==> flow/design.v <==
module decoder(
	input  [15:0] in1,
	input  [15:0] in2,
	input  [15:0] in3,
	input  [4:0] funct5,
	output reg [15:0] out1,
	output reg [15:0] out2,
	output reg [15:0] out3
);
	always @(*) begin
		case(funct5)
			5'b00000,5'b00001 : begin
				out1 <= in1;
				out2 <= 16'b0011111110000000;
				out3 <= in2;
			end
			5'b00010 : begin
				out1 <= in1;
				out2 <= in2;
				out3 <= 0;
			end
			5'b00100,5'b00101 : begin
				out1 <= in1;
				out2 <= in2;
				out3 <= in3;
			end
			default : begin
				out1 <= 0;
				out2 <= 0;
				out3 <= 0;
			end
		endcase
	end
endmodule
module mux_funct5(
	input [15:0] mult_add_sub,
	input [15:0] macc,
	input [4:0] funct5,
	output reg [15:0] result
);
  	always @(*) begin
		case(funct5)
			5'b00000,5'b00001,5'b00010,5'b00101,5'b00100 : result <= mult_add_sub;
			5'b00111 : result <= macc;
			default : result <= {16{1'b0}};
		endcase
  	end
endmodule
module bf16_fmadd_fmsub(
    input wire clk,
    input wire reset,
    input wire [15:0] in1,
    input wire [15:0] in2,
    input wire [15:0] in3,
    input wire [4:0] funct5,
    output reg [15:0] result
);
    reg [15:0] p1_reg_in3;
    reg [4:0] p1_reg_funct5;
    reg [31:0] p1_reg_exp_rm;
    reg [7:0] p1_reg_alu_in1;
    reg [7:0] p1_reg_alu_in2;
    reg p1_reg_s_rm;
    reg exc_flag;
    reg [15:0] exc_res;
    reg [31:0] exp_1;   
    reg [31:0] exp_2;   
    reg [7:0] alu_in1;   
    reg [7:0] alu_in2;   
    reg s_rm;   
    reg [15:0] p1_reg_exc_res;
    reg p1_reg_exc_flag; 
    reg [15:0] p2_reg_alu_rm;
    reg [31:0] p2_reg_exp_rm;
    reg p2_reg_s_rm;
    reg [15:0] p2_reg_exc_res;
    reg [15:0] p2_reg_in3;
    reg [4:0] p2_reg_funct5;
    reg p2_reg_exc_flag;
    reg signed [17:0] p3_reg_alu_m;
    reg signed [17:0] p3_reg_alu_m_shifted;
    reg signed [17:0] p3_reg_alu_in3;
    reg signed [17:0] p3_reg_alu_in3_shifted;
    reg signed [31:0] p3_reg_exp_3;
    reg signed [31:0] p3_reg_exp_m;
    reg p3_reg_s_m;
    reg p3_reg_s_in3;
    reg [15:0] p3_reg_exc_res;
    reg p3_reg_exc_flag;
    reg [4:0] p3_reg_funct5;
    reg signed [31:0] exp_s1;
    reg signed [31:0] exp_s2;
    reg signed [9:0] exp_rm_signed;
    reg signed [31:0] exp_m;   
    reg signed [31:0] exp_3;   
    reg signed [31:0] exp_r;   
    reg signed [17:0] alu_m;   
    reg signed [17:0] alu_in3;   
    reg signed [17:0] alu_m_shifted;   
    reg signed [17:0] alu_in3_shifted;   
    reg s_m;   
    reg s_in3;   
    reg [15:0] p4_reg_exc_res;
    reg p4_reg_exc_flag;
    reg [4:0] p4_reg_funct5;
    reg signed [31:0] p4_reg_exp_r;  
    reg signed [17:0] v_alu_m;
    reg signed [17:0] v_alu_in3;
    reg signed [17:0] p4_reg_alu_m;
    reg signed [17:0] p4_reg_alu_in3;
    reg signed [31:0] p5_reg_exp_r;
    reg [15:0] p5_reg_exc_res;
    reg p5_reg_exc_flag;
    reg signed [17:0] alu_r;
    reg s_r;  
    reg cancel_flag;  
    reg p5_reg_s_r;
    reg p5_reg_cancel_flag;
    reg [17:0] p5_reg_alu_r;
    reg p6_reg_exc_flag;
    reg p6_reg_s_r;
    reg p6_reg_cancel_flag;
    reg [15:0] p6_reg_exc_res;
    reg [17:0] p5_alu_r;
    reg [31:0] p5_exp_r;
    reg [17:0] p6_reg_alu_r;
    reg [31:0] p6_reg_exp_r;
    reg [17:0] p6_alu_r;
    reg [31:0] p6_exp_r;
    always @ (posedge clk) begin
        if (reset == 0) begin
            p1_reg_exp_rm <= 0;
            p1_reg_in3 <= 0;
            p1_reg_funct5 <= 0;
            p1_reg_alu_in1 <= 0;
            p1_reg_alu_in2 <= 0;
            p1_reg_s_rm <= 0;
            p1_reg_exc_flag <= 1;
            p1_reg_exc_res <= 0;
            p2_reg_alu_rm <= 0;
            p2_reg_exp_rm <= 0;
            p2_reg_s_rm <= 0;
            p2_reg_exc_res <= 0;
            p2_reg_in3 <= 0;
            p2_reg_funct5 <= 0;
            p2_reg_exc_flag <= 1;
            p3_reg_alu_m <= 0;
            p3_reg_alu_m_shifted <= 0;
            p3_reg_alu_in3 <= 0;
            p3_reg_alu_in3_shifted <= 0;
            p3_reg_exp_3 <= 0;
            p3_reg_exp_m <= 0;
            p3_reg_s_m <= 0;
            p3_reg_s_in3 <= 0;
            p3_reg_exc_res <= 0;
            p3_reg_exc_flag <= 1;
            p3_reg_funct5 <= 0;
            p4_reg_funct5 <= 0;
            p4_reg_exp_r <= 0;
            p4_reg_exc_res <= 0;
            p4_reg_exc_flag <= 1;
            p4_reg_alu_m <= 0;
            p4_reg_alu_in3 <= 0;
            p5_reg_exp_r <= 0;
            p5_reg_exc_res <= 0;
            p5_reg_exc_flag <= 1'b1;
            p5_reg_alu_r <= 0;
            p5_reg_s_r <= 0;
            p5_reg_cancel_flag <= 0;
            p6_reg_exc_flag <= 1;
            p6_reg_s_r <= 0;
            p6_reg_cancel_flag <= 0;
            p6_reg_exc_res <= 0;
            p6_reg_alu_r <= 0;
            p6_reg_exp_r <= 0;
        end else begin
            p1_reg_exp_rm <= (exp_1 + exp_2) - 127;  
            p1_reg_in3 <= in3;
            p1_reg_funct5 <= funct5;
            p1_reg_alu_in1 <= alu_in1;
            p1_reg_alu_in2 <= alu_in2;
            p1_reg_s_rm <= s_rm;
            p1_reg_exc_flag <= 1;
            p1_reg_exc_res <= 0;
            p1_reg_exc_flag <= exc_flag;
            p1_reg_exc_res <= exc_res;
            p2_reg_alu_rm <= p1_reg_alu_in1 * p1_reg_alu_in2;  
            p2_reg_exp_rm <= p1_reg_exp_rm;
            p2_reg_s_rm <= p1_reg_s_rm;
            p2_reg_exc_res <= p1_reg_exc_res;
            p2_reg_in3 <= p1_reg_in3;
            p2_reg_funct5 <= p1_reg_funct5;
            p2_reg_exc_flag <= p1_reg_exc_flag;
            p3_reg_alu_m <= alu_m;
            p3_reg_alu_m_shifted <= alu_m_shifted;
            p3_reg_alu_in3 <= alu_in3;
            p3_reg_alu_in3_shifted <= alu_in3_shifted;
            p3_reg_exp_3 <= exp_3;
            p3_reg_exp_m <= exp_m;
            p3_reg_s_m <= s_m;
            p3_reg_s_in3 <= s_in3;
            p3_reg_exc_res <= p2_reg_exc_res;
            p3_reg_exc_flag <= p2_reg_exc_flag;
            p3_reg_funct5 <= p2_reg_funct5;
            p4_reg_funct5 <= p3_reg_funct5;
            p4_reg_exp_r <= exp_r;
            p4_reg_exc_res <= p3_reg_exc_res;
            p4_reg_exc_flag <= p3_reg_exc_flag;
            p4_reg_alu_m <= v_alu_m;
            p4_reg_alu_in3 <= v_alu_in3;
            p5_reg_exp_r <= p4_reg_exp_r;
            p5_reg_exc_res <= p4_reg_exc_res;
            p5_reg_exc_flag <= p4_reg_exc_flag;
            p5_reg_alu_r <= alu_r;
            p5_reg_s_r <= s_r;
            p5_reg_cancel_flag <= cancel_flag;
            p6_reg_exc_flag <= p5_reg_exc_flag;
            p6_reg_s_r <= p5_reg_s_r;
            p6_reg_cancel_flag <= p5_reg_cancel_flag;
            p6_reg_exc_res <= p5_reg_exc_res;
            p6_reg_alu_r <= p5_alu_r;
            p6_reg_exp_r <= p5_exp_r;
        end
    end
    always @(*) begin
        if ((in1[14:7] == 0) || (in2[14:7] == 0)) begin
            exp_1 <= 0;
            exp_2 <= 127;
            alu_in1 <= 0;
            alu_in2 <= 0;
            s_rm <= 0;
        end else begin
            exp_1 <= in1[14:7];
            exp_2 <= in2[14:7];
            alu_in1 <= {1'b1,in1[6:0]};
            alu_in2 <= {1'b1,in2[6:0]};
            s_rm <= in1[15] ^ in2[15];
        end
    end
    always @(*) begin
        exc_flag = 1;
        exc_res = 16'b0000000000000000;
        if ((exp_1 == 255) || (exp_2 == 255) || (in3[14:7] == 8'b11111111)) begin
            if ((in1[6:0] != 0) && (exp_1 == 255)) begin
                exc_res = in1;
            end else if ((in2[6:0] != 0) && (exp_2 == 255)) begin
                exc_res = in2;
            end else if ((in3[6:0] != 0) && (in3[14:7] == 8'b11111111)) begin
                exc_res = in3;
            end else begin
                if (exp_1 == 255) begin
                    exc_res = in1;
                end else if (exp_2 == 255) begin
                    exc_res = in2;
                end else begin
                    exc_res = in3;
                end
            end
        end else begin
            exc_flag = 0;
        end
    end
    always @(*) begin
        exp_3 <= p2_reg_in3[14:7];
        exp_m <= p2_reg_exp_rm;
        exp_rm_signed = p2_reg_exp_rm;
        exp_s1 = ({2'b00,p2_reg_in3[14:7]}) - exp_rm_signed;
        exp_s2 = exp_rm_signed - ({2'b00,p2_reg_in3[14:7]});
        if (p2_reg_in3[14:7] == 0) begin
            alu_in3 <= 0;
            alu_in3_shifted <= 0;
            s_in3 <= 0;
        end else begin
            alu_in3 <= {4'b0001,p2_reg_in3[6:0],7'b0000000};
            alu_in3_shifted <= ({4'b0001,p2_reg_in3[6:0],7'b0000000}) >>> exp_s2;
            s_in3 <= p2_reg_in3[15];
        end
        if (p2_reg_alu_rm == 0) begin
            alu_m <= 0;
            alu_m_shifted <= 0;
            s_m <= 0;
        end else begin
            alu_m <= {2'b00,p2_reg_alu_rm};
            alu_m_shifted <= ({2'b00,p2_reg_alu_rm}) >>> exp_s1;
            s_m <= p2_reg_s_rm;
        end
    end
    always @(*) begin
        v_alu_m = p3_reg_alu_m;
        v_alu_in3 = p3_reg_alu_in3;
        if (p3_reg_exp_m >= p3_reg_exp_3) begin
            v_alu_in3 = p3_reg_alu_in3_shifted;
            exp_r <= p3_reg_exp_m;
        end else begin
            v_alu_m = p3_reg_alu_m_shifted;
            exp_r <= p3_reg_exp_3;
        end
        if (p3_reg_s_m == 1) begin
            v_alu_m =  -(v_alu_m);
        end else begin
            v_alu_m = v_alu_m;
        end
        if (p3_reg_s_in3 == 1) begin
            v_alu_in3 =  -(v_alu_in3);
        end else begin
            v_alu_in3 = v_alu_in3;
        end
    end
    always @(*) begin
        case (p4_reg_funct5)
            5'b00100, 5'b00000, 5'b00010 : begin
                alu_r = p4_reg_alu_m + p4_reg_alu_in3;
            end
            5'b00101,5'b00001 : begin
                alu_r = p4_reg_alu_m - p4_reg_alu_in3;
            end
            default : begin
              alu_r = 0;
            end
        endcase
        if (alu_r == 0) begin
           cancel_flag = 1;
        end else begin
           cancel_flag = 0;
        end
        s_r = 0;
        if (alu_r < 0) begin
            s_r = 1;
            alu_r = -(alu_r);
        end
    end
    always @(*) begin
        p5_alu_r = p5_reg_alu_r;
        p5_exp_r = p5_reg_exp_r;
        if (p5_alu_r[16] == 1) begin
            p5_exp_r = p5_exp_r + 2;
            p5_alu_r = p5_alu_r >> 2;
        end else if (p5_alu_r[15] == 1) begin
            p5_exp_r = p5_exp_r + 1;
            p5_alu_r = p5_alu_r >> 1;
        end else if (p5_alu_r[14] == 1) begin
           p5_alu_r = p5_alu_r << 0;
        end else if (p5_alu_r[13] == 1) begin
            p5_exp_r = p5_exp_r - 1;
            p5_alu_r = p5_alu_r << 1;
        end else if (p5_alu_r[12] == 1) begin
            p5_exp_r = p5_exp_r - 2;
            p5_alu_r = p5_alu_r << 2;
        end else if (p5_alu_r[11] == 1) begin
            p5_exp_r = p5_exp_r - 3;
            p5_alu_r = p5_alu_r << 3;
        end else if (p5_alu_r[10] == 1) begin
            p5_exp_r = p5_exp_r - 4;
            p5_alu_r = p5_alu_r << 4;
        end else if (p5_alu_r[9] == 1) begin
            p5_exp_r = p5_exp_r - 5;
            p5_alu_r = p5_alu_r << 5;
        end else if (p5_alu_r[8] == 1) begin
            p5_exp_r = p5_exp_r - 6;
            p5_alu_r = p5_alu_r << 6;
        end else if (p5_alu_r[7] == 1) begin
            p5_exp_r = p5_exp_r - 7;
            p5_alu_r = p5_alu_r << 7;
        end else if (p5_alu_r[6] == 1) begin
            p5_exp_r = p5_exp_r - 7;
            p5_alu_r = p5_alu_r << 8;
        end else if (p5_alu_r[5] == 1) begin
            p5_exp_r = p5_exp_r - 7;
            p5_alu_r = p5_alu_r << 9;
        end else if (p5_alu_r[4] == 1) begin
            p5_exp_r = p5_exp_r - 7;
            p5_alu_r = p5_alu_r << 10;
        end else if (p5_alu_r[3] == 1) begin
            p5_exp_r = p5_exp_r - 7;
            p5_alu_r = p5_alu_r << 11;
        end else if (p5_alu_r[2] == 1) begin
            p5_exp_r = p5_exp_r - 7;
            p5_alu_r = p5_alu_r << 12;
        end else if (p5_alu_r[1] == 1) begin
            p5_exp_r = p5_exp_r - 7;
            p5_alu_r = p5_alu_r << 13;
        end else if (p5_alu_r[0] == 1) begin
            p5_exp_r = p5_exp_r - 7;
            p5_alu_r = p5_alu_r << 14;
        end
    end
    always @(*) begin
        p6_alu_r = p6_reg_alu_r;
        p6_exp_r = p6_reg_exp_r;
        if (p6_alu_r[6] == 1) begin
            p6_alu_r[13:7] = (p6_alu_r[13:7]) + 1;
            if (p6_alu_r[13:7] == 0) begin
                p6_exp_r = p6_exp_r + 1;
            end
        end
        if (p6_reg_exc_flag == 1) begin
           result <= p6_reg_exc_res;
        end else if (p6_reg_cancel_flag == 1) begin
           result <= 0;
        end else if ((p6_exp_r >= 255) && (p6_reg_s_r == 0)) begin
           result <= 16'b0111111110000000;  
        end else if ((p6_exp_r >= 255) && (p6_reg_s_r == 1)) begin
           result <= 16'b1111111110000000;  
        end else if (p6_exp_r <= 0) begin
            result <= 16'b0000000000000000;  
        end else begin
            result[15] <= p6_reg_s_r;
            result[14:7] <= p6_exp_r;
            result[6:0] <= p6_alu_r[13:7];
        end
    end
endmodule
module bf16_mult_leaf
# (parameter G = 6) (
    input clk,
    input reset,
    input [15:0] in1,  
    input [15:0] in2,  
    output wire [G + 15:0] out_alu_m,  
    output reg [31:0] out_exp_m,  
    output reg out_s_m,  
    output reg out_exc_flag,  
    output reg out_err_code  
);
    reg [31:0] p1_reg_exp_m;
    reg [7:0] p1_reg_alu_in1;
    reg [7:0] p1_reg_alu_in2;
    reg p1_reg_s_m;
    reg p1_reg_exc_flag;
    reg p1_reg_err_code;
    reg [31:0] exp_1;
    reg [31:0] exp_2;
    reg [7:0] alu_in1;
    reg [7:0] alu_in2;
    reg s_m;   
    reg exc_flag;
    reg err_code;
    wire [G-1:0] guard;
    reg [15:0] s_alu_m;
    assign guard = 0;
    always @(*) begin
        if ((in1[14:7] == 0) || (in2[14:7] == 0)) begin
            exp_1 <= 0;
            exp_2 <= 0;
            alu_in1 <= 0;
            alu_in2 <= 0;
            s_m <= 0;
        end else begin
            exp_1 <= in1[14:7];
            exp_2 <= in2[14:7];
            alu_in1 <= {1'b1,in1[6:0]};
            alu_in2 <= {1'b1,in2[6:0]};
            s_m <= in1[15] ^ in2[15];
        end
    end
  always @(*) begin 
      exc_flag = 1;
      err_code = 0;
      if ((exp_1 == 255) || (exp_2 == 255)) begin
          if (in1[6:0] != 0 && exp_1 == 255 || in2[6:0] != 0 && exp_2 == 255) begin
              err_code = 1;
          end else begin
              err_code = 0;
          end
      end else begin
          exc_flag = 0;
      end
  end
  always @(posedge clk) begin
      if (reset == 0) begin
          p1_reg_exp_m <= 0;
          p1_reg_alu_in1 <= 0;
          p1_reg_alu_in2 <= 0;
          p1_reg_s_m <= 0;
          p1_reg_exc_flag <= 1;
          p1_reg_err_code <= 0;
          s_alu_m <= 0;
          out_exp_m <= 0;
          out_s_m <= 0;
          out_err_code <= 0;
          out_exc_flag <= 1;
      end else begin
          p1_reg_exp_m <= exp_1 + exp_2;  
          p1_reg_alu_in1 <= alu_in1;
          p1_reg_alu_in2 <= alu_in2;
          p1_reg_s_m <= s_m;
          p1_reg_exc_flag <= exc_flag;
          p1_reg_err_code <= err_code;
          s_alu_m <= p1_reg_alu_in1 * p1_reg_alu_in2;
          out_exp_m <= p1_reg_exp_m;
          out_s_m <= p1_reg_s_m;
          out_err_code <= p1_reg_err_code;
          out_exc_flag <= p1_reg_exc_flag;
      end
  end
  assign out_alu_m = {guard, s_alu_m};
endmodule
module bf16_add_branch
# (parameter G = 6) (
    input clk,
    input reset,
    input [G + 15:0] in1,
    input [31:0] exp_1,
    input s_in1,
    input exc_flag_1,
    input err_code_1,
    input [G + 15:0] in2,
    input [31:0] exp_2,
    input s_in2,
    input exc_flag_2,
    input err_code_2,
    output reg [G + 15:0] out_alu_r,
    output reg [31:0] out_exp_r,
    output reg out_s_r,
    output reg out_exc_flag,
    output reg out_err_code
);
    reg signed [G + 15:0] p1_reg_alu_in2;
    reg signed [G + 15:0] p1_reg_alu_in2_shifted;
    reg signed [G + 15:0] p1_reg_alu_in1;
    reg signed [G + 15:0] p1_reg_alu_in1_shifted;
    reg signed [31:0] p1_reg_exp_1;
    reg signed [31:0] p1_reg_exp_2;
    reg p1_reg_s_in2;
    reg p1_reg_s_in1;
    reg p1_reg_exc_flag;
    reg p1_reg_err_code;  
    reg signed [31:0] p2_reg_exp_r;
    reg p2_reg_exc_flag;
    reg p2_reg_err_code;
    reg signed [G + 15:0] p2_reg_alu_in1;
    reg signed [G + 15:0] p2_reg_alu_in2;
    reg signed [G + 15:0] v_alu_in1;
    reg signed [G + 15:0] v_alu_in2;
    reg signed [G + 15:0] alu_r;
    reg s_r;
    reg signed [31:0] exp_r;
    reg signed [G + 15:0] alu_in1;
    reg signed [G + 15:0] alu_in1_shifted;
    reg signed [G + 15:0] alu_in2;
    reg signed [G + 15:0] alu_in2_shifted;
    reg exc_flag;
    reg err_code;
    wire [G - 1:0] guard;  
    assign guard = 0;
    always @(*) begin
        if (exc_flag_1 == 1 || exc_flag_2 == 1) begin
            exc_flag <= 1;
            err_code <= err_code_1 | err_code_2;
        end else begin
            exc_flag <= 0;
            err_code <= 0;
        end
    end
    always @(*) begin: S1
        reg signed [31:0] exp_s1;
        reg signed [31:0] exp_s2;
        if ((exp_1 - exp_2) < 0) begin
           exp_s1 =  -(exp_1 - exp_2);
        end else begin
           exp_s1 = exp_1 - exp_2;
        end
        if ((exp_2 - exp_1) < 0) begin
            exp_s2 =  -(exp_2 - exp_1);
        end else begin
            exp_s2 = exp_2 - exp_1;
        end
        alu_in1 <= in1;
        alu_in1_shifted <= (in1) >>> exp_s2;
        alu_in2 <= in2;
        alu_in2_shifted <= (in2) >>> exp_s1;
    end
    always @(*) begin: S2
        v_alu_in1 = p1_reg_alu_in1;
        v_alu_in2 = p1_reg_alu_in2;
        if (p1_reg_exp_2 >= p1_reg_exp_1) begin
            v_alu_in1 = p1_reg_alu_in1_shifted;
            exp_r <= p1_reg_exp_2;
        end else begin
            v_alu_in2 = p1_reg_alu_in2_shifted;
            exp_r <= p1_reg_exp_1;
        end
        if (p1_reg_s_in1 == 1) begin
            v_alu_in1 =  -(v_alu_in1);
        end else begin
            v_alu_in1 = v_alu_in1;
        end
        if (p1_reg_s_in2 == 1) begin
            v_alu_in2 =  -(v_alu_in2);
        end else begin
            v_alu_in2 = v_alu_in2;
        end
    end
    always @(*) begin: S3
        reg signed [31:0] v_exp;
        v_exp = p2_reg_exp_r;
        alu_r = p2_reg_alu_in2 + p2_reg_alu_in1;
        s_r = 0;
        if (alu_r < 0) begin
            s_r = 1;
            alu_r =  -(alu_r);
        end
    end
    always @(posedge clk) begin
        if (reset == 0) begin
            p1_reg_alu_in2 <= 0;
            p1_reg_alu_in2_shifted <= 0;
            p1_reg_alu_in1 <= 0;
            p1_reg_alu_in1_shifted <= 0;
            p1_reg_exp_1 <= 0;
            p1_reg_exp_2 <= 0;
            p1_reg_s_in2 <= 0;
            p1_reg_s_in1 <= 0;
            p1_reg_exc_flag <= 1;
            p1_reg_err_code <= 0;
            p2_reg_exp_r <= 0;
            p2_reg_exc_flag <= 1;
            p2_reg_err_code <= 0;
            p2_reg_alu_in1 <= 0;
            p2_reg_alu_in2 <= 0;
            out_exp_r <= 0;
            out_exc_flag <= 1;
            out_err_code <= 0;
            out_alu_r <= 0;
            out_s_r <= 0;
        end else begin
            p1_reg_alu_in2 <= alu_in2;
            p1_reg_alu_in2_shifted <= alu_in2_shifted;
            p1_reg_alu_in1 <= alu_in1;
            p1_reg_alu_in1_shifted <= alu_in1_shifted;
            p1_reg_exp_1 <= exp_1;
            p1_reg_exp_2 <= exp_2;
            p1_reg_s_in2 <= s_in2;
            p1_reg_s_in1 <= s_in1;
            p1_reg_exc_flag <= exc_flag;
            p1_reg_err_code <= err_code;
            p2_reg_exp_r <= exp_r;
            p2_reg_exc_flag <= p1_reg_exc_flag;
            p2_reg_err_code <= p1_reg_err_code;
            p2_reg_alu_in1 <= v_alu_in1;
            p2_reg_alu_in2 <= v_alu_in2;
            out_exp_r <= p2_reg_exp_r;
            out_exc_flag <= p2_reg_exc_flag;
            out_err_code <= p2_reg_err_code;
            out_alu_r <= alu_r;
            out_s_r <= s_r;
        end
    end
endmodule
module bf16_add_root
# (parameter G = 6)(
    input clk,
    input reset,
    input [G + 15:0] in1,
    input [31:0] exp_1,
    input s_in1,
    input exc_flag_1,
    input err_code_1,
    input [G + 15:0] in2,
    input [31:0] exp_2,
    input s_in2,
    input exc_flag_2,
    input err_code_2,
    output reg [15:0] result
);
    reg signed [G + 15:0] p1_reg_alu_in2;
    reg signed [G + 15:0] p1_reg_alu_in2_shifted;
    reg signed [G + 15:0] p1_reg_alu_in1;
    reg signed [G + 15:0] p1_reg_alu_in1_shifted;
    reg signed [31:0] p1_reg_exp_1;
    reg signed [31:0] p1_reg_exp_2;
    reg p1_reg_s_in2;
    reg p1_reg_s_in1;
    reg p1_reg_exc_flag;
    reg p1_reg_err_code;  
    reg signed [31:0] p2_reg_exp_r;
    reg p2_reg_exc_flag;
    reg p2_reg_err_code;
    reg signed [G + 15:0] p2_reg_alu_in1;
    reg signed [G + 15:0] p2_reg_alu_in2; 
    reg signed [G + 15:0] v_alu_in1;
    reg signed [G + 15:0] v_alu_in2; 
    reg signed [31:0] p3_reg_exp_r;
    reg p3_reg_exc_flag;
    reg p3_reg_err_code;
    reg signed [G + 15:0] p3_reg_alu_r;
    reg p3_reg_s_r;
    reg p3_reg_cancel_flag;  
    reg p4_reg_exc_flag;
    reg p4_reg_err_code;
    reg signed [31:0] p4_reg_exp_r;
    reg signed [G + 15:0] p4_reg_alu_r;
    reg p4_reg_s_r;
    reg p4_reg_cancel_flag;
    reg signed [G + 15:0] alu_in1;
    reg signed [G + 15:0] alu_in1_shifted;
    reg signed [G + 15:0] alu_in2;
    reg signed [G + 15:0] alu_in2_shifted;
    reg exc_flag;
    reg err_code;
    wire [G - 1:0] guard;  
    reg signed [31:0] exp_r;
    reg signed [G + 15:0] alu_r;
    reg s_r;
    reg cancel_flag;
    reg signed [G + 15:0] v_alu_r;
    reg signed [31:0] v_exp_r;
    assign guard = 0;
    always @(*) begin
        if (exc_flag_1 == 1 || exc_flag_2 == 1) begin
            exc_flag <= 1;
            err_code <= err_code_1 | err_code_2;
        end else begin
            exc_flag <= 0;
            err_code <= 0;
        end
    end
  always @(*) begin: S1
      reg signed [31:0] exp_s1;
      reg signed [31:0] exp_s2;
      if((exp_1 - exp_2) < 0) begin
          exp_s1 =  -(exp_1 - exp_2);
      end else begin
          exp_s1 = exp_1 - exp_2;
      end
      if ((exp_2 - exp_1) < 0) begin
          exp_s2 =  -(exp_2 - exp_1);
      end else begin
          exp_s2 = exp_2 - exp_1;
      end
      alu_in1 <= in1;
      alu_in1_shifted <= (in1) >>> exp_s2;
      alu_in2 <= in2;
      alu_in2_shifted <= (in2) >>> exp_s1;
  end
    always @(*) begin : S2
        v_alu_in1 = p1_reg_alu_in1;
        v_alu_in2 = p1_reg_alu_in2;
        if ((p1_reg_exp_2 >= p1_reg_exp_1)) begin
            v_alu_in1 = p1_reg_alu_in1_shifted;
            exp_r <= p1_reg_exp_2;
        end else begin
            v_alu_in2 = p1_reg_alu_in2_shifted;
            exp_r <= p1_reg_exp_1;
        end
        if (p1_reg_s_in1 == 1) begin
            v_alu_in1 =  -(v_alu_in1);
        end else begin
            v_alu_in1 = v_alu_in1;
        end
        if (p1_reg_s_in2 == 1) begin
            v_alu_in2 =  -(v_alu_in2);
        end else begin
            v_alu_in2 = v_alu_in2;
        end
    end
    always @(*) begin: S3
        reg signed [31:0] v_exp;
        v_exp = p2_reg_exp_r;
        alu_r = p2_reg_alu_in2 + p2_reg_alu_in1;
        if (alu_r == {guard,16'b0000000000000000}) begin
            cancel_flag = 1;
        end else begin
            cancel_flag = 0;
        end
        s_r = 0;
        if (alu_r < 0) begin
            s_r = 1;
            alu_r =  -(alu_r);
        end
    end
    always @(*) begin
        v_alu_r = p3_reg_alu_r;
        v_exp_r = p3_reg_exp_r;
        if (v_alu_r[20] == 1) begin
            v_exp_r = v_exp_r + 6;
            v_alu_r = (v_alu_r) >> 6;
        end else if (v_alu_r[19] == 1) begin
            v_exp_r = v_exp_r + 5;
            v_alu_r = (v_alu_r) >> 5;
        end else if (v_alu_r[18] == 1) begin
            v_exp_r = v_exp_r + 4;
            v_alu_r = (v_alu_r) >> 4;
        end else if (v_alu_r[17] == 1) begin
            v_exp_r = v_exp_r + 3;
            v_alu_r = (v_alu_r) >> 3;
        end else if (v_alu_r[16] == 1) begin
            v_exp_r = v_exp_r + 2;
            v_alu_r = (v_alu_r) >> 2;
        end else if (v_alu_r[15] == 1) begin
            v_exp_r = v_exp_r + 1;
            v_alu_r = (v_alu_r) >> 1;
        end else if (v_alu_r[14] == 1) begin
            v_alu_r = (v_alu_r) << 0;
        end else if (v_alu_r[13] == 1) begin
            v_exp_r = v_exp_r - 1;
            v_alu_r = (v_alu_r) << 1;
        end else if (v_alu_r[12] == 1) begin
            v_exp_r = v_exp_r - 2;
            v_alu_r = (v_alu_r) << 2;
        end else if (v_alu_r[11] == 1) begin
            v_exp_r = v_exp_r - 3;
            v_alu_r = (v_alu_r) << 3;
        end else if (v_alu_r[10] == 1) begin
            v_exp_r = v_exp_r - 4;
            v_alu_r = (v_alu_r) << 4;
        end else if (v_alu_r[9] == 1) begin
            v_exp_r = v_exp_r - 5;
            v_alu_r = (v_alu_r) << 5;
        end else if (v_alu_r[8] == 1) begin
            v_exp_r = v_exp_r - 6;
            v_alu_r = (v_alu_r) << 6;
        end else if (v_alu_r[7] == 1) begin
            v_exp_r = v_exp_r - 7;
            v_alu_r = (v_alu_r) << 7;
        end else if (v_alu_r[6] == 1) begin
            v_exp_r = v_exp_r - 7;
            v_alu_r = (v_alu_r) << 8;
        end else if (v_alu_r[5] == 1) begin
            v_exp_r = v_exp_r - 7;
            v_alu_r = (v_alu_r) << 9;
        end else if (v_alu_r[4] == 1) begin
            v_exp_r = v_exp_r - 7;
            v_alu_r = (v_alu_r) << 10;
        end else if (v_alu_r[3] == 1) begin
            v_exp_r = v_exp_r - 7;
            v_alu_r = (v_alu_r) << 11;
        end else if (v_alu_r[2] == 1) begin
            v_exp_r = v_exp_r - 7;
            v_alu_r = (v_alu_r) << 12;
        end else if (v_alu_r[1] == 1) begin
            v_exp_r = v_exp_r - 7;
            v_alu_r = (v_alu_r) << 13;
        end else if (v_alu_r[0] == 1) begin
            v_exp_r = v_exp_r - 7;
            v_alu_r = (v_alu_r) << 14;
        end
    end
    always @(*) begin: S5
        reg signed [G + 15:0] v_alu_r;
        reg signed [31:0] v_exp_r;
        v_alu_r = p4_reg_alu_r;
        v_exp_r = p4_reg_exp_r;
        if (v_alu_r[6] == 1) begin
            v_alu_r[13:7] = v_alu_r[13:7] + 1;
            if(v_alu_r[13:7] == 0) begin
                v_exp_r = v_exp_r + 1;
            end
        end
        if (p4_reg_exc_flag == 1) begin
            if (p4_reg_err_code == 1) begin
                result <= {p4_reg_s_r,15'b111111110000001};  
            end else begin
                result <= {p4_reg_s_r,15'b111111110000000};  
            end
        end else if (p4_reg_cancel_flag == 1) begin
            result <= 0;
        end else if ((v_exp_r > 381) && p4_reg_s_r == 0) begin
            result <= 16'b0111111110000000;  
        end else if ((v_exp_r > 381) && p4_reg_s_r == 1) begin
            result <= 16'b1111111110000000;  
        end else if (v_exp_r < 128) begin
            result <= 16'b0000000000000000;  
        end else begin
            result[15] <= p4_reg_s_r;
            result[14:7] <= (v_exp_r) - 127;
            result[6:0] <= v_alu_r[13:7];
        end
    end
    always @(posedge clk) begin
        if (reset == 0) begin
            p1_reg_alu_in2 <= 0;
            p1_reg_alu_in2_shifted <= 0;
            p1_reg_alu_in1 <= 0;
            p1_reg_alu_in1_shifted <= 0;
            p1_reg_exp_1 <= 0;
            p1_reg_exp_2 <= 0;
            p1_reg_s_in2 <= 0;
            p1_reg_s_in1 <= 0;
            p1_reg_exc_flag <= 1;
            p1_reg_err_code <= 0;
            p2_reg_exp_r <= 0;
            p2_reg_exc_flag <= 1;
            p2_reg_err_code <= 0;
            p2_reg_alu_in1 <= 0;
            p2_reg_alu_in2 <= 0;
            p3_reg_exp_r <= 0;
            p3_reg_exc_flag <= 1;
            p3_reg_err_code <= 0;
            p3_reg_alu_r <= 0;
            p3_reg_s_r <= 0;
            p3_reg_cancel_flag <= 0;
            p4_reg_exc_flag <= 1;
            p4_reg_err_code <= 0;
            p4_reg_s_r <= 0;
            p4_reg_cancel_flag <= 0;
            p4_reg_alu_r <= 0;
            p4_reg_exp_r <= 0;
        end else begin
            p1_reg_alu_in2 <= alu_in2;
            p1_reg_alu_in2_shifted <= alu_in2_shifted;
            p1_reg_alu_in1 <= alu_in1;
            p1_reg_alu_in1_shifted <= alu_in1_shifted;
            p1_reg_exp_1 <= exp_1;
            p1_reg_exp_2 <= exp_2;
            p1_reg_s_in2 <= s_in2;
            p1_reg_s_in1 <= s_in1;
            p1_reg_exc_flag <= exc_flag;
            p1_reg_err_code <= err_code;
            p2_reg_exp_r <= exp_r;
            p2_reg_exc_flag <= p1_reg_exc_flag;
            p2_reg_err_code <= p1_reg_err_code;
            p2_reg_alu_in1 <= v_alu_in1;
            p2_reg_alu_in2 <= v_alu_in2;
            p3_reg_exp_r <= p2_reg_exp_r;
            p3_reg_exc_flag <= p2_reg_exc_flag;
            p3_reg_err_code <= p2_reg_err_code;
            p3_reg_alu_r <= alu_r;
            p3_reg_s_r <= s_r;
            p3_reg_cancel_flag <= cancel_flag;
            p4_reg_exc_flag <= p3_reg_exc_flag;
            p4_reg_err_code <= p3_reg_err_code;
            p4_reg_s_r <= p3_reg_s_r;
            p4_reg_cancel_flag <= p3_reg_cancel_flag;
            p4_reg_alu_r <= v_alu_r;
            p4_reg_exp_r <= v_exp_r;
        end
    end
endmodule
module bf16_SIMD_MACC
# (parameter G = 6) (
    input clk,
    input reset,
    input [15:0] in1,
    input [15:0] in2,
    input  [15:0] in3,
    input  [15:0] in4,
    input  [15:0] in5,
    input  [15:0] in6,
    input  [15:0] in7,
    input  [15:0] in8,
    input  [15:0] in9,
    input  [15:0] in10,
    input  [15:0] in11,
    input  [15:0] in12,
    input  [15:0] in13,
    input  [15:0] in14,
    input  [15:0] in15,
    input  [15:0] in16,
    input  [15:0] in17,
    input  [15:0] in18,
    output wire [15:0] result
);
    wire [G + 15:0] m1_alu_m;
    wire [31:0] m1_exp_m;
    wire m1_s_m;
    wire m1_exc_flag;
    wire m1_err_code;
    wire [G + 15:0] m2_alu_m;
    wire [31:0] m2_exp_m;
    wire m2_s_m;
    wire m2_exc_flag;
    wire m2_err_code;
    wire [G + 15:0] m3_alu_m;
    wire [31:0] m3_exp_m;
    wire m3_s_m;
    wire m3_exc_flag;
    wire m3_err_code;
    wire [G + 15:0] m4_alu_m;
    wire [31:0] m4_exp_m;
    wire m4_s_m;
    wire m4_exc_flag;
    wire m4_err_code;
    wire [G + 15:0] m5_alu_m;
    wire [31:0] m5_exp_m;
    wire m5_s_m;
    wire m5_exc_flag;
    wire m5_err_code;
    wire [G + 15:0] m6_alu_m;
    wire [31:0] m6_exp_m;
    wire m6_s_m;
    wire m6_exc_flag;
    wire m6_err_code;
    wire [G + 15:0] m7_alu_m;
    wire [31:0] m7_exp_m;
    wire m7_s_m;
    wire m7_exc_flag;
    wire m7_err_code;
    wire [G + 15:0] m8_alu_m;
    wire [31:0] m8_exp_m;
    wire m8_s_m;
    wire m8_exc_flag;
    wire m8_err_code;
    wire [G + 15:0] m9_alu_m;
    wire [31:0] m9_exp_m;
    wire m9_s_m;
    wire m9_exc_flag;
    wire m9_err_code;
    wire [G + 15:0] a1_alu_r;
    wire [31:0] a1_exp_r;
    wire a1_s_r;
    wire a1_exc_flag;
    wire a1_err_code;
    wire [G + 15:0] a2_alu_r;
    wire [31:0] a2_exp_r;
    wire a2_s_r;
    wire a2_exc_flag;
    wire a2_err_code;
    wire [G + 15:0] a3_alu_r;
    wire [31:0] a3_exp_r;
    wire a3_s_r;
    wire a3_exc_flag;
    wire a3_err_code;
    wire [G + 15:0] a4_alu_r;
    wire [31:0] a4_exp_r;
    wire a4_s_r;
    wire a4_exc_flag;
    wire a4_err_code;
    wire [G + 15:0] a5_alu_r;
    wire [31:0] a5_exp_r;
    wire a5_s_r;
    wire a5_exc_flag;
    wire a5_err_code;
    wire [G + 15:0] a6_alu_r;
    wire [31:0] a6_exp_r;
    wire a6_s_r;
    wire a6_exc_flag;
    wire a6_err_code;
    wire [G + 15:0] a7_alu_r;
    wire [31:0] a7_exp_r;
    wire a7_s_r;
    wire a7_exc_flag;
    wire a7_err_code;
    reg [15:0] p1_in17;
    reg [15:0] p1_in18;
    reg [15:0] p2_in17;
    reg [15:0] p2_in18;
    reg [15:0] p3_in17;
    reg [15:0] p3_in18;
    reg [15:0] p4_in17;
    reg [15:0] p4_in18;
    reg [15:0] p5_in17;
    reg [15:0] p5_in18;
    reg [15:0] p6_in17;
    reg [15:0] p6_in18;
    reg [15:0] p7_in17;
    reg [15:0] p7_in18;
    reg [15:0] p8_in17;
    reg [15:0] p8_in18;
    reg [15:0] p9_in17;
    reg [15:0] p9_in18;
    wire [15:0] in17_m;
    wire [15:0] in18_m;
    always @ (posedge clk) begin
        if (reset == 0) begin
            p1_in17 <= 0;
            p1_in18 <= 0;
            p2_in17 <= 0;
            p2_in18 <= 0;
            p3_in17 <= 0;
            p3_in18 <= 0;
            p4_in17 <= 0;
            p4_in18 <= 0;
            p5_in17 <= 0;
            p5_in18 <= 0;
            p6_in17 <= 0;
            p6_in18 <= 0;
            p7_in17 <= 0;
            p7_in18 <= 0;
            p8_in17 <= 0;
            p8_in18 <= 0;
            p9_in17 <= 0;
            p9_in18 <= 0;
        end else begin
            p1_in17 <= in17;
            p1_in18 <= in18;
            p2_in17 <= p1_in17;
            p2_in18 <= p1_in18;
            p3_in17 <= p2_in17;
            p3_in18 <= p2_in18;
            p4_in17 <= p3_in17;
            p4_in18 <= p3_in18;
            p5_in17 <= p4_in17;
            p5_in18 <= p4_in18;
            p6_in17 <= p5_in17;
            p6_in18 <= p5_in18;
            p7_in17 <= p6_in17;
            p7_in18 <= p6_in18;
            p8_in17 <= p7_in17;
            p8_in18 <= p7_in18;
            p9_in17 <= p8_in17;
            p9_in18 <= p8_in18;
        end
    end
    assign in17_m = p9_in17;
    assign in18_m = p9_in18;
    bf16_mult_leaf MULT1(
        .clk(clk),
        .reset(reset),
        .in1(in1),
        .in2(in2),
        .out_alu_m(m1_alu_m),
        .out_exp_m(m1_exp_m),
        .out_s_m(m1_s_m),
        .out_exc_flag(m1_exc_flag),
        .out_err_code(m1_err_code));
    bf16_mult_leaf MULT2(
        .clk(clk),
        .reset(reset),
        .in1(in3),
        .in2(in4),
        .out_alu_m(m2_alu_m),
        .out_exp_m(m2_exp_m),
        .out_s_m(m2_s_m),
        .out_exc_flag(m2_exc_flag),
        .out_err_code(m2_err_code));
    bf16_mult_leaf MULT3(
        .clk(clk),
        .reset(reset),
        .in1(in5),
        .in2(in6),
        .out_alu_m(m3_alu_m),
        .out_exp_m(m3_exp_m),
        .out_s_m(m3_s_m),
        .out_exc_flag(m3_exc_flag),
        .out_err_code(m3_err_code));
    bf16_mult_leaf MULT4(
        .clk(clk),
        .reset(reset),
        .in1(in7),
        .in2(in8),
        .out_alu_m(m4_alu_m),
        .out_exp_m(m4_exp_m),
        .out_s_m(m4_s_m),
        .out_exc_flag(m4_exc_flag),
        .out_err_code(m4_err_code));
    bf16_mult_leaf MULT5(
        .clk(clk),
        .reset(reset),
        .in1(in9),
        .in2(in10),
        .out_alu_m(m5_alu_m),
        .out_exp_m(m5_exp_m),
        .out_s_m(m5_s_m),
        .out_exc_flag(m5_exc_flag),
        .out_err_code(m5_err_code));
    bf16_mult_leaf MULT6(
        .clk(clk),
        .reset(reset),
        .in1(in11),
        .in2(in12),
        .out_alu_m(m6_alu_m),
        .out_exp_m(m6_exp_m),
        .out_s_m(m6_s_m),
        .out_exc_flag(m6_exc_flag),
        .out_err_code(m6_err_code));
    bf16_mult_leaf MULT7(
        .clk(clk),
        .reset(reset),
        .in1(in13),
        .in2(in14),
        .out_alu_m(m7_alu_m),
        .out_exp_m(m7_exp_m),
        .out_s_m(m7_s_m),
        .out_exc_flag(m7_exc_flag),
        .out_err_code(m7_err_code));
    bf16_mult_leaf MULT8(
        .clk(clk),
        .reset(reset),
        .in1(in15),
        .in2(in16),
        .out_alu_m(m8_alu_m),
        .out_exp_m(m8_exp_m),
        .out_s_m(m8_s_m),
        .out_exc_flag(m8_exc_flag),
        .out_err_code(m8_err_code));
    bf16_mult_leaf MULT9(
        .clk(clk),
        .reset(reset),
        .in1(in17_m),
        .in2(in18_m),
        .out_alu_m(m9_alu_m),
        .out_exp_m(m9_exp_m),
        .out_s_m(m9_s_m),
        .out_exc_flag(m9_exc_flag),
        .out_err_code(m9_err_code));
    bf16_add_branch ADD1(
        .clk(clk),
        .reset(reset),
        .in1(m1_alu_m),
        .exp_1(m1_exp_m),
        .s_in1(m1_s_m),
        .exc_flag_1(m1_exc_flag),
        .err_code_1(m1_err_code),
        .in2(m2_alu_m),
        .exp_2(m2_exp_m),
        .s_in2(m2_s_m),
        .exc_flag_2(m2_exc_flag),
        .err_code_2(m2_err_code),
        .out_alu_r(a1_alu_r),
        .out_exp_r(a1_exp_r),
        .out_s_r(a1_s_r),
        .out_exc_flag(a1_exc_flag),
        .out_err_code(a1_err_code));
    bf16_add_branch ADD2(
        .clk(clk),
        .reset(reset),
        .in1(m3_alu_m),
        .exp_1(m3_exp_m),
        .s_in1(m3_s_m),
        .exc_flag_1(m3_exc_flag),
        .err_code_1(m3_err_code),
        .in2(m4_alu_m),
        .exp_2(m4_exp_m),
        .s_in2(m4_s_m),
        .exc_flag_2(m4_exc_flag),
        .err_code_2(m4_err_code),
        .out_alu_r(a2_alu_r),
        .out_exp_r(a2_exp_r),
        .out_s_r(a2_s_r),
        .out_exc_flag(a2_exc_flag),
        .out_err_code(a2_err_code));
    bf16_add_branch ADD3(
        .clk(clk),
        .reset(reset),
        .in1(m5_alu_m),
        .exp_1(m5_exp_m),
        .s_in1(m5_s_m),
        .exc_flag_1(m5_exc_flag),
        .err_code_1(m5_err_code),
        .in2(m6_alu_m),
        .exp_2(m6_exp_m),
        .s_in2(m6_s_m),
        .exc_flag_2(m6_exc_flag),
        .err_code_2(m6_err_code),
        .out_alu_r(a3_alu_r),
        .out_exp_r(a3_exp_r),
        .out_s_r(a3_s_r),
        .out_exc_flag(a3_exc_flag),
        .out_err_code(a3_err_code));
    bf16_add_branch ADD4(
        .clk(clk),
        .reset(reset),
        .in1(m7_alu_m),
        .exp_1(m7_exp_m),
        .s_in1(m7_s_m),
        .exc_flag_1(m7_exc_flag),
        .err_code_1(m7_err_code),
        .in2(m8_alu_m),
        .exp_2(m8_exp_m),
        .s_in2(m8_s_m),
        .exc_flag_2(m8_exc_flag),
        .err_code_2(m8_err_code),
        .out_alu_r(a4_alu_r),
        .out_exp_r(a4_exp_r),
        .out_s_r(a4_s_r),
        .out_exc_flag(a4_exc_flag),
        .out_err_code(a4_err_code));
    bf16_add_branch ADD5(
        .clk(clk),
        .reset(reset),
        .in1(a1_alu_r),
        .exp_1(a1_exp_r),
        .s_in1(a1_s_r),
        .exc_flag_1(a1_exc_flag),
        .err_code_1(a1_err_code),
        .in2(a2_alu_r),
        .exp_2(a2_exp_r),
        .s_in2(a2_s_r),
        .exc_flag_2(a2_exc_flag),
        .err_code_2(a2_err_code),
        .out_alu_r(a5_alu_r),
        .out_exp_r(a5_exp_r),
        .out_s_r(a5_s_r),
        .out_exc_flag(a5_exc_flag),
        .out_err_code(a5_err_code));
    bf16_add_branch ADD6(
        .clk(clk),
        .reset(reset),
        .in1(a3_alu_r),
        .exp_1(a3_exp_r),
        .s_in1(a3_s_r),
        .exc_flag_1(a3_exc_flag),
        .err_code_1(a3_err_code),
        .in2(a4_alu_r),
        .exp_2(a4_exp_r),
        .s_in2(a4_s_r),
        .exc_flag_2(a4_exc_flag),
        .err_code_2(a4_err_code),
        .out_alu_r(a6_alu_r),
        .out_exp_r(a6_exp_r),
        .out_s_r(a6_s_r),
        .out_exc_flag(a6_exc_flag),
        .out_err_code(a6_err_code));
    bf16_add_branch ADD7(
        .clk(clk),
        .reset(reset),
        .in1(a5_alu_r),
        .exp_1(a5_exp_r),
        .s_in1(a5_s_r),
        .exc_flag_1(a5_exc_flag),
        .err_code_1(a5_err_code),
        .in2(a6_alu_r),
        .exp_2(a6_exp_r),
        .s_in2(a6_s_r),
        .exc_flag_2(a6_exc_flag),
        .err_code_2(a6_err_code),
        .out_alu_r(a7_alu_r),
        .out_exp_r(a7_exp_r),
        .out_s_r(a7_s_r),
        .out_exc_flag(a7_exc_flag),
        .out_err_code(a7_err_code));
    bf16_add_root ROOT(
        .clk(clk),
        .reset(reset),
        .in1(a7_alu_r),
        .exp_1(a7_exp_r),
        .s_in1(a7_s_r),
        .exc_flag_1(a7_exc_flag),
        .err_code_1(a7_err_code),
        .in2(m9_alu_m),
        .exp_2(m9_exp_m),
        .s_in2(m9_s_m),
        .exc_flag_2(m9_exc_flag),
        .err_code_2(m9_err_code),
        .result(result));
endmodule
module bf16_unit
# (parameter G = 6) (
    input  clk,
    input  reset,
    input  [15:0] in1,
    input  [15:0] in2,
    input  [15:0] in3,
    input  [15:0] in4,
    input  [15:0] in5,
    input  [15:0] in6,
    input  [15:0] in7,
    input  [15:0] in8,
    input  [15:0] in9,
    input  [15:0] in10,
    input  [15:0] in11,
    input  [15:0] in12,
    input  [15:0] in13,
    input  [15:0] in14,
    input  [15:0] in15,
    input  [15:0] in16,
    input  [15:0] in17,
    input  [15:0] in18,
    input  [4:0] funct5,
    output wire [15:0] result
);
    reg [4:0] p1_funct5;
    reg [4:0] p2_funct5;
    reg [4:0] p3_funct5;
    reg [4:0] p4_funct5;
    reg [4:0] p5_funct5;
    reg [4:0] p6_funct5;
    reg [4:0] p7_funct5;
    reg [4:0] p8_funct5;
    reg [4:0] p9_funct5;
    reg [4:0] p10_funct5;
    reg [4:0] p11_funct5;
    reg [4:0] p12_funct5;
    reg [4:0] p13_funct5;
    reg [4:0] p14_funct5;
    reg [4:0] p15_funct5;
    reg [15:0] p1_in1;
    reg [15:0] p1_in2;
    reg [15:0] p1_in3;
    reg [15:0] p2_in1;
    reg [15:0] p2_in2;
    reg [15:0] p2_in3;
    reg [15:0] p3_in1;
    reg [15:0] p3_in2;
    reg [15:0] p3_in3;
    reg [15:0] p4_in1;
    reg [15:0] p4_in2;
    reg [15:0] p4_in3;
    reg [15:0] p5_in1;
    reg [15:0] p5_in2;
    reg [15:0] p5_in3;
    reg [15:0] p6_in1;
    reg [15:0] p6_in2;
    reg [15:0] p6_in3;
    reg [15:0] p7_in1;
    reg [15:0] p7_in2;
    reg [15:0] p7_in3; 
    reg [15:0] p8_in1;
    reg [15:0] p8_in2;
    reg [15:0] p8_in3; 
    reg [15:0] p9_in1;
    reg [15:0] p9_in2;
    reg [15:0] p9_in3; 
    wire [15:0] mux_mult_add_sub;
    wire [15:0] mux_macc;
    wire [15:0] s_in1;
    wire [15:0] s_in2;
    wire [15:0] s_in3;
    bf16_SIMD_MACC bf16_SIMD(
      .clk(clk),
      .reset(reset),
      .in1(in1),
      .in2(in2),
      .in3(in3),
      .in4(in4),
      .in5(in5),
      .in6(in6),
      .in7(in7),
      .in8(in8),
      .in9(in9),
      .in10(in10),
      .in11(in11),
      .in12(in12),
      .in13(in13),
      .in14(in14),
      .in15(in15),
      .in16(in16),
      .in17(in17),
      .in18(in18),
      .result(mux_macc));
    decoder dec(
      .in1(p9_in1),
      .in2(p9_in2),
      .in3(p9_in3),
      .funct5(p9_funct5),
      .out1(s_in1),
      .out2(s_in2),
      .out3(s_in3));
    bf16_fmadd_fmsub fmadd_fmsub(
      .clk(clk),
      .reset(reset),
      .in1(s_in1),
      .in2(s_in2),
      .in3(s_in3),
      .funct5(p9_funct5),
      .result(mux_mult_add_sub));
    mux_funct5 mux(
      .mult_add_sub(mux_mult_add_sub),
      .macc(mux_macc),
      .funct5(p15_funct5),
      .result(result));
    always @(posedge clk) begin
        if (reset == 0) begin
            p1_funct5 <= 0;
            p2_funct5 <= 0;
            p3_funct5 <= 0;
            p4_funct5 <= 0;
            p5_funct5 <= 0;
            p6_funct5 <= 0;
            p7_funct5 <= 0;
            p8_funct5 <= 0;
            p9_funct5 <= 0;
            p10_funct5 <= 0;
            p11_funct5 <= 0;
            p12_funct5 <= 0;
            p13_funct5 <= 0;
            p14_funct5 <= 0;
            p15_funct5 <= 0;
            p1_in1 <= 0;
            p1_in2 <= 0;
            p1_in3 <= 0;
            p2_in1 <= 0;
            p2_in2 <= 0;
            p2_in3 <= 0;
            p3_in1 <= 0;
            p3_in2 <= 0;
            p3_in3 <= 0;
            p4_in1 <= 0;
            p4_in2 <= 0;
            p4_in3 <= 0;
            p5_in1 <= 0;
            p5_in2 <= 0;
            p5_in3 <= 0;
            p6_in1 <= 0;
            p6_in2 <= 0;
            p6_in3 <= 0;
            p7_in1 <= 0;
            p7_in2 <= 0;
            p7_in3 <= 0;
            p8_in1 <= 0;
            p8_in2 <= 0;
            p8_in3 <= 0;
            p9_in1 <= 0;
            p9_in2 <= 0;
            p9_in3 <= 0;
        end else begin
            p1_funct5 <= funct5;
            p2_funct5 <= p1_funct5;
            p3_funct5 <= p2_funct5;
            p4_funct5 <= p3_funct5;
            p5_funct5 <= p4_funct5;
            p6_funct5 <= p5_funct5;
            p7_funct5 <= p6_funct5;
            p8_funct5 <= p7_funct5;
            p9_funct5 <= p8_funct5;
            p10_funct5 <= p9_funct5;
            p11_funct5 <= p10_funct5;
            p12_funct5 <= p11_funct5;
            p13_funct5 <= p12_funct5;
            p14_funct5 <= p13_funct5;
            p15_funct5 <= p14_funct5;
            p1_in1 <= in1;
            p1_in2 <= in2;
            p1_in3 <= in3;
            p2_in1 <= p1_in1;
            p2_in2 <= p1_in2;
            p2_in3 <= p1_in3;
            p3_in1 <= p2_in1;
            p3_in2 <= p2_in2;
            p3_in3 <= p2_in3;
            p4_in1 <= p3_in1;
            p4_in2 <= p3_in2;
            p4_in3 <= p3_in3;
            p5_in1 <= p4_in1;
            p5_in2 <= p4_in2;
            p5_in3 <= p4_in3;
            p6_in1 <= p5_in1;
            p6_in2 <= p5_in2;
            p6_in3 <= p5_in3;
            p7_in1 <= p6_in1;
            p7_in2 <= p6_in2;
            p7_in3 <= p6_in3;
            p8_in1 <= p7_in1;
            p8_in2 <= p7_in2;
            p8_in3 <= p7_in3;
            p9_in1 <= p8_in1;
            p9_in2 <= p8_in2;
            p9_in3 <= p8_in3;
        end
    end
endmodule
From RTL to reports: bf16_unit
Tool output for the design above, in the order of the flow.
Line numbers count from 1 in the design file above.
Operators carry their Yosys type and port widths (W data, S select, Z words).
Cell names lack the library's common part.
{"block": "inputs", "top": "bf16_unit", "clock_port": "clk", "lib": "sky130hd", "pvt_corner": "tt_025C_1v80"}

Word level
Source: Yosys, flattened and elaborated, memories not mapped. Widths are those after wreduce. Registers that Yosys merges into a memory's read port (data or address) are not register bits. Print and check cells do not count. Equal cells are merged and count once.
{"block": "word_totals", "ff_bits": 4551, "latch_bits": 0, "ram_bits": 0, "romBits": 0, "clocked_rd_ports_x_width": 0, "mem_count": 0, "input_bits": 295, "out_inout_bits": 16, "elab_cells": 1040}
{"block": "classes", "addsub": 109, "multipliers": 10, "n_div": 0, "cmp": 38, "equal": 34, "shifts": 18, "muxes": 270, "logic": 21, "reduce_logical": 151}
{"block": "ops", "operator": "$mux W32", "count": 66}
{"block": "ops", "operator": "$mul A8 B8 Y16", "count": 10}
{"block": "ops", "operator": "$mux W22", "count": 40}
{"block": "ops", "operator": "$eq A32 B8 Y1 const B", "count": 18}
{"block": "ops", "operator": "$neg A22 Y22", "count": 24}
{"block": "ops", "operator": "$lt A32 B1 Y1 const B", "count": 16}
{"block": "ops", "operator": "$sub A32 B32 Y32", "count": 16}
{"block": "ops", "operator": "$neg A32 Y32", "count": 16}
{"block": "ops", "operator": "$mux W14", "count": 36}
{"block": "ops", "operator": "$mux W8", "count": 51}
{"block": "ops", "operator": "$sshr A16 B32 Y22", "count": 9}
{"block": "ops", "operator": "$add A32 B32 Y32", "count": 9}
{"block": "ops", "operator": "$ge A32 B32 Y1", "count": 8}
{"block": "ops", "operator": "$sshr A22 B32 Y22", "count": 7}
{"block": "ops", "operator": "$sub A32 B3 Y32 const B", "count": 6}
{"block": "ops", "operator": "$lt A22 B1 Y1 const B", "count": 8}
{"block": "ops", "operator": "$add A22 B22 Y22", "count": 8}
{"block": "ops", "operator": "$logic_not A8 Y1", "count": 21}
{"block": "ops", "operator": "$reduce_bool A7 Y1", "count": 21}
{"block": "ops", "operator": "$sub A32 B4 Y32 const B", "count": 4}
{"block": "ops", "operator": "$add A32 B2 Y32 const B", "count": 3}
{"block": "ops", "operator": "$sub A32 B2 Y32 const B", "count": 3}
{"block": "ops", "operator": "$add A32 B4 Y32 const B", "count": 3}
{"block": "ops", "operator": "$pmux W16 S2", "count": 3}
{"block": "ops", "operator": "$mux W16", "count": 6}
{"block": "ops", "operator": "$mux W7", "count": 12}
{"block": "ops", "operator": "$mux W18", "count": 4}
{"block": "ops", "operator": "$add A32 B1 Y32 const B", "count": 2}
Other operator kinds: 42; their cells: 221.

Depth
Longest topological path by Yosys (ltp), each cell counted once; first at word level (registers and memories cut), then after technology mapping (sequential cells cut; the memories' decode and read muxes count).
{"block": "logic_depth", "depth_word": 22, "ABC_AREA": 1, "depth_mapped": 27, "depth_no_buf": 26}

After synthesis
Yosys stat after the flow's synthesis: flattened, memories mapped to cells. It holds for the ABC_AREA given above (unset counts as 0); a run with the other value may have another netlist.
The area totals of this step are shown rounded.
{"block": "mapped", "stdcells": 25742, "yosys_area_um2": 176000, "ff_cells": 3218, "buf_cells": 992}
{"block": "by_type", "cell": "dfxtp_1", "count": 3218}
{"block": "by_type", "cell": "nand2_1", "count": 6556}
{"block": "by_type", "cell": "inv_1", "count": 4858}
{"block": "by_type", "cell": "ha_1", "count": 936}
{"block": "by_type", "cell": "nand3_1", "count": 1813}
{"block": "by_type", "cell": "fa_1", "count": 413}
{"block": "by_type", "cell": "nor2_1", "count": 2183}
{"block": "by_type", "cell": "a21oi_1", "count": 1351}
{"block": "by_type", "cell": "o21ai_0", "count": 1297}
{"block": "by_type", "cell": "clkbuf_1", "count": 779}
{"block": "by_type", "cell": "nand4_1", "count": 335}
{"block": "by_type", "cell": "nor3_1", "count": 396}
{"block": "by_type", "cell": "xor2_1", "count": 176}
{"block": "by_type", "cell": "o211ai_1", "count": 116}
{"block": "by_type", "cell": "o21ai_1", "count": 163}
{"block": "by_type", "cell": "xnor2_1", "count": 79}
{"block": "by_type", "cell": "buf_2", "count": 103}
{"block": "by_type", "cell": "nor4_1", "count": 80}
Not listed: further types 62, cells in them 890.

Path before layout
Path of least setup slack by OpenSTA after synthesis, without wires, with an ideal clock, recovery checks aside; 20% of the period is set as input and as output delay. Where synthesis merged equal registers, the netlist keeps one of their names.
{"block": "synth_path", "path_type": "flip-flop to output port", "from": "register bf16_SIMD.ROOT.p4_reg_alu_r[7]", "to": "output result[14]", "tclk_ns": 9.0, "launch_ns": 0.000, "arrival_ns": 3.120, "slack_ns": 4.080, "path_delay_ns": 3.120, "path_stages": 24, "path_buffers": 2, "synth_period_reached_ns": 4.92}
"path_delay_ns" is the arrival time less input delay plus setup time.
At an output port there is no setup time.
"path_stages": output pins that drive a net of the path, with the launching flip-flop's if there is one; two outputs of one cell count as two.
"synth_period_reached_ns" = period - worst setup slack (recovery checks aside). The figure is calculated, with input and output delays left at 20% of the set period.
Between the ends stands the longest chain of elaborated cells between them, by number of cells; it is not shown to be the way that was timed. Of several equally long chains one is given.
Each line given opens the expression or statement behind the cell; cells for indexed reads and writes are added by Yosys, which also makes memories of some case tables.
{"block": "synth_between", "cell_sequence": "dfxtp_1 ha_1 inv_1 nand2_1 nand3_2 nor2_4 nand2_2 nor2_2 buf_4 nand2_2 xor2_1 inv_1 ha_1 or3_1 nor2_1 nand3_1 nand2_1 nand2_1 nand2_1 nand2_2 buf_6 nand3_1 nand3_1 nand2_1", "elab_chain_len": 11, "cone_cells": 15, "classes_between": "add/sub: 2; compare: 2; mux: 8; reduce/logical: 3"}
{"block": "synth_rtl", "item": "start: declaration", "line_no": 692, "source": "reg signed [G + 15:0] p4_reg_alu_r;"}
{"block": "synth_rtl", "item": "start: assignment", "line_no": 897, "source": "p4_reg_alu_r <= 0;"}
{"block": "synth_rtl", "item": "start: assignment", "line_no": 925, "source": "p4_reg_alu_r <= v_alu_r;"}
{"block": "synth_rtl", "item": "$add A7 B1 Y7", "line_no": 845, "source": "v_alu_r[13:7] = v_alu_r[13:7] + 1;"}
{"block": "synth_rtl", "item": "$logic_not A7 Y1", "line_no": 846, "source": "if(v_alu_r[13:7] == 0) begin"}
{"block": "synth_rtl", "item": "$mux W32", "line_no": 846}
{"block": "synth_rtl", "item": "$mux W32", "line_no": 844, "source": "if (v_alu_r[6] == 1) begin"}
{"block": "synth_rtl", "item": "$sub A8 B8 Y8", "line_no": 866, "source": "result[14:7] <= (v_exp_r) - 127;"}
{"block": "synth_rtl", "item": "$mux W8", "line_no": 862, "source": "end else if (v_exp_r < 128) begin"}
{"block": "synth_rtl", "item": "$mux W8", "line_no": 860, "source": "end else if ((v_exp_r > 381) && p4_reg_s_r == 1) begin"}
{"block": "synth_rtl", "item": "$mux W8", "line_no": 858, "source": "end else if ((v_exp_r > 381) && p4_reg_s_r == 0) begin"}
{"block": "synth_rtl", "item": "$mux W8", "line_no": 856, "source": "end else if (p4_reg_cancel_flag == 1) begin"}
{"block": "synth_rtl", "item": "$mux W8", "line_no": 850, "source": "if (p4_reg_exc_flag == 1) begin"}
{"block": "synth_rtl", "item": "$pmux W16 S2", "line_no": 42, "source": "case(funct5)"}
{"block": "synth_rtl", "item": "end: declaration", "line_no": 1351, "source": "output wire [15:0] result"}

Path in the finished layout
From the final timing report of job 4: the path of least setup slack in the routed layout; clock arrival at registers is part of the times.
{"block": "layout_path", "path_type": "flip-flop to output port", "from": "register bf16_SIMD.ROOT.p4_reg_alu_r[8]", "to": "output result[12]", "tclk_ns": 9.0, "launch_ns": 1.06, "arrival_ns": 5.81, "slack_ns": 1.39, "path_stages": 23, "path_buffers": 1}
Between the ends stands the longest chain of elaborated cells between them, by number of cells; it is not shown to be the way that was timed. Of several equally long chains one is given.
{"block": "layout_between", "cell_sequence": "dfxtp_1 ha_1 inv_1 nand2_1 nand3_2 nor2_4 nand2_2 nor2_2 nand2_2 xor2_1 inv_1 ha_1 or3_1 nor2_1 nand3_1 nand2_1 nand2_1 nand2_1 nand2_2 nand3_1 nand3_1 nand2_1 clkdlybuf4s50_1", "elab_chain_len": 11, "cone_cells": 15, "classes_between": "add/sub: 2; compare: 2; mux: 8; reduce/logical: 3"}
{"block": "layout_rtl", "item": "start: declaration", "line_no": 692, "source": "reg signed [G + 15:0] p4_reg_alu_r;"}
{"block": "layout_rtl", "item": "start: assignment", "line_no": 897, "source": "p4_reg_alu_r <= 0;"}
{"block": "layout_rtl", "item": "start: assignment", "line_no": 925, "source": "p4_reg_alu_r <= v_alu_r;"}
{"block": "layout_rtl", "item": "$add A7 B1 Y7", "line_no": 845, "source": "v_alu_r[13:7] = v_alu_r[13:7] + 1;"}
{"block": "layout_rtl", "item": "$logic_not A7 Y1", "line_no": 846, "source": "if(v_alu_r[13:7] == 0) begin"}
{"block": "layout_rtl", "item": "$mux W32", "line_no": 846}
{"block": "layout_rtl", "item": "$mux W32", "line_no": 844, "source": "if (v_alu_r[6] == 1) begin"}
{"block": "layout_rtl", "item": "$sub A8 B8 Y8", "line_no": 866, "source": "result[14:7] <= (v_exp_r) - 127;"}
{"block": "layout_rtl", "item": "$mux W8", "line_no": 862, "source": "end else if (v_exp_r < 128) begin"}
{"block": "layout_rtl", "item": "$mux W8", "line_no": 860, "source": "end else if ((v_exp_r > 381) && p4_reg_s_r == 1) begin"}
{"block": "layout_rtl", "item": "$mux W8", "line_no": 858, "source": "end else if ((v_exp_r > 381) && p4_reg_s_r == 0) begin"}
{"block": "layout_rtl", "item": "$mux W8", "line_no": 856, "source": "end else if (p4_reg_cancel_flag == 1) begin"}
{"block": "layout_rtl", "item": "$mux W8", "line_no": 850, "source": "if (p4_reg_exc_flag == 1) begin"}
{"block": "layout_rtl", "item": "$pmux W16 S2", "line_no": 42, "source": "case(funct5)"}
{"block": "layout_rtl", "item": "end: declaration", "line_no": 1351, "source": "output wire [15:0] result"}

==> runs of bf16_unit <==
Settings and measured results of 6 stored flow runs for module bf16_unit (sky130hd), not sorted in any way. The constraints put input and output delay at 20% of the set period each and load the outputs with 0.01 pF.
"clock_period_reached_ns": clock period set for the run, less the worst setup slack. It is reckoned from that one timing run; input and output delays stay at 20% of the period that was set.
By "worst_path_time_ns" is meant the share of the clock period that the worst setup path is allowed (20% is reserved at inputs, 20% at outputs), minus its slack. Clock arrival times at its registers enter into it.
By "power_w" is meant OpenSTA's value without simulated activity: inputs other than the clock are taken to toggle once in ten clock periods, and the tool carries that through the logic.
The measured numbers are rounded.

{"run": "job 1", "settings": { "ABC_AREA": 1, "CELL_PAD_IN_SITES_DETAIL_PLACEMENT": 2, "CORE_MARGIN": 9, "CORE_UTILIZATION": 28, "GPL_ROUTABILITY_DRIVEN": 0, "HOLD_SLACK_MARGIN": 0.25, "PLACE_DENSITY": 0.6, "TNS_END_PERCENT": 70, "period_ns": 9.0, "CAP_MARGIN": 20, "SLEW_MARGIN": 20 }, "outcome": "incomplete, routing halted on GRT-0232"}
{"run": "job 2", "settings": { "ABC_AREA": 1, "CAP_MARGIN": 25, "CELL_PAD_IN_SITES_DETAIL_PLACEMENT": 1, "CELL_PAD_IN_SITES_GLOBAL_PLACEMENT": 3, "CORE_ASPECT_RATIO": 1.08, "CORE_UTILIZATION": 42, "CTS_CLUSTER_DIAMETER": 80, "CTS_CLUSTER_SIZE": 22, "GPL_ROUTABILITY_DRIVEN": 1, "GPL_TIMING_DRIVEN": 0, "HOLD_SLACK_MARGIN": 0.18, "MAX_ROUTING_LAYER": "met5", "PLACE_DENSITY": 0.4, "SLEW_MARGIN": 30, "TNS_END_PERCENT": 75, "period_ns": 13.8, "CORE_MARGIN": 2 }, "outcome": "incomplete, placement halted on GPL-0301"}
{"run": "job 3", "settings": { "ABC_AREA": 1, "CAP_MARGIN": 15, "CELL_PAD_IN_SITES_DETAIL_PLACEMENT": 2, "CORE_ASPECT_RATIO": 0.67, "CORE_MARGIN": 9, "CORE_UTILIZATION": 23, "CTS_CLUSTER_SIZE": 26, "GPL_ROUTABILITY_DRIVEN": 0, "GPL_TIMING_DRIVEN": 0, "HOLD_SLACK_MARGIN": 0.25, "MIN_ROUTING_LAYER": "met1", "PLACE_DENSITY": 0.6, "SETUP_SLACK_MARGIN": 1.85, "SLEW_MARGIN": 35, "TNS_END_PERCENT": 40, "period_ns": 9.0 }, "outcome": "incomplete, routing halted on GRT-0116"}
{"run": "job 4", "settings": { "ABC_AREA": 1, "CELL_PAD_IN_SITES_DETAIL_PLACEMENT": 2, "CORE_MARGIN": 5, "CORE_UTILIZATION": 28, "PLACE_DENSITY": 0.6, "TNS_END_PERCENT": 70, "period_ns": 9.0, "CAP_MARGIN": 20, "SLEW_MARGIN": 20 }, "results": { "clock_period_reached_ns": 7.613, "ws_hold_ns": 0.380, "power_w": 0.0536, "post_synth_area_um2": 176000, "final_stdcell_area_um2": 199000, "die_area_um2": 644000, "fin_tns_ns": 0.000, "ws_setup_ns": 1.39, "worst_path_time_ns": 5.81, "worst_setup_path_type": "flip-flop to output port", "layout_utilization_frac": 0.318 }}
{"run": "job 5", "settings": { "CELL_PAD_IN_SITES_DETAIL_PLACEMENT": 2, "CORE_MARGIN": 5, "CORE_UTILIZATION": 40, "PLACE_DENSITY": 0.6, "period_ns": 9.0, "CAP_MARGIN": 20, "SLEW_MARGIN": 20 }, "outcome": "incomplete, routing halted on ODB-0269"}
{"run": "job 6", "settings": { "ABC_AREA": 1, "CAP_MARGIN": 35, "CELL_PAD_IN_SITES_DETAIL_PLACEMENT": 2, "CORE_MARGIN": 9, "CORE_UTILIZATION": 28, "CTS_CLUSTER_SIZE": 26, "GPL_ROUTABILITY_DRIVEN": 0, "HOLD_SLACK_MARGIN": 0.25, "PLACE_DENSITY": 0.6, "SETUP_SLACK_MARGIN": 1.85, "TNS_END_PERCENT": 70, "period_ns": 9.0, "SLEW_MARGIN": 20 }, "outcome": "incomplete, routing halted on GRT-0228"}
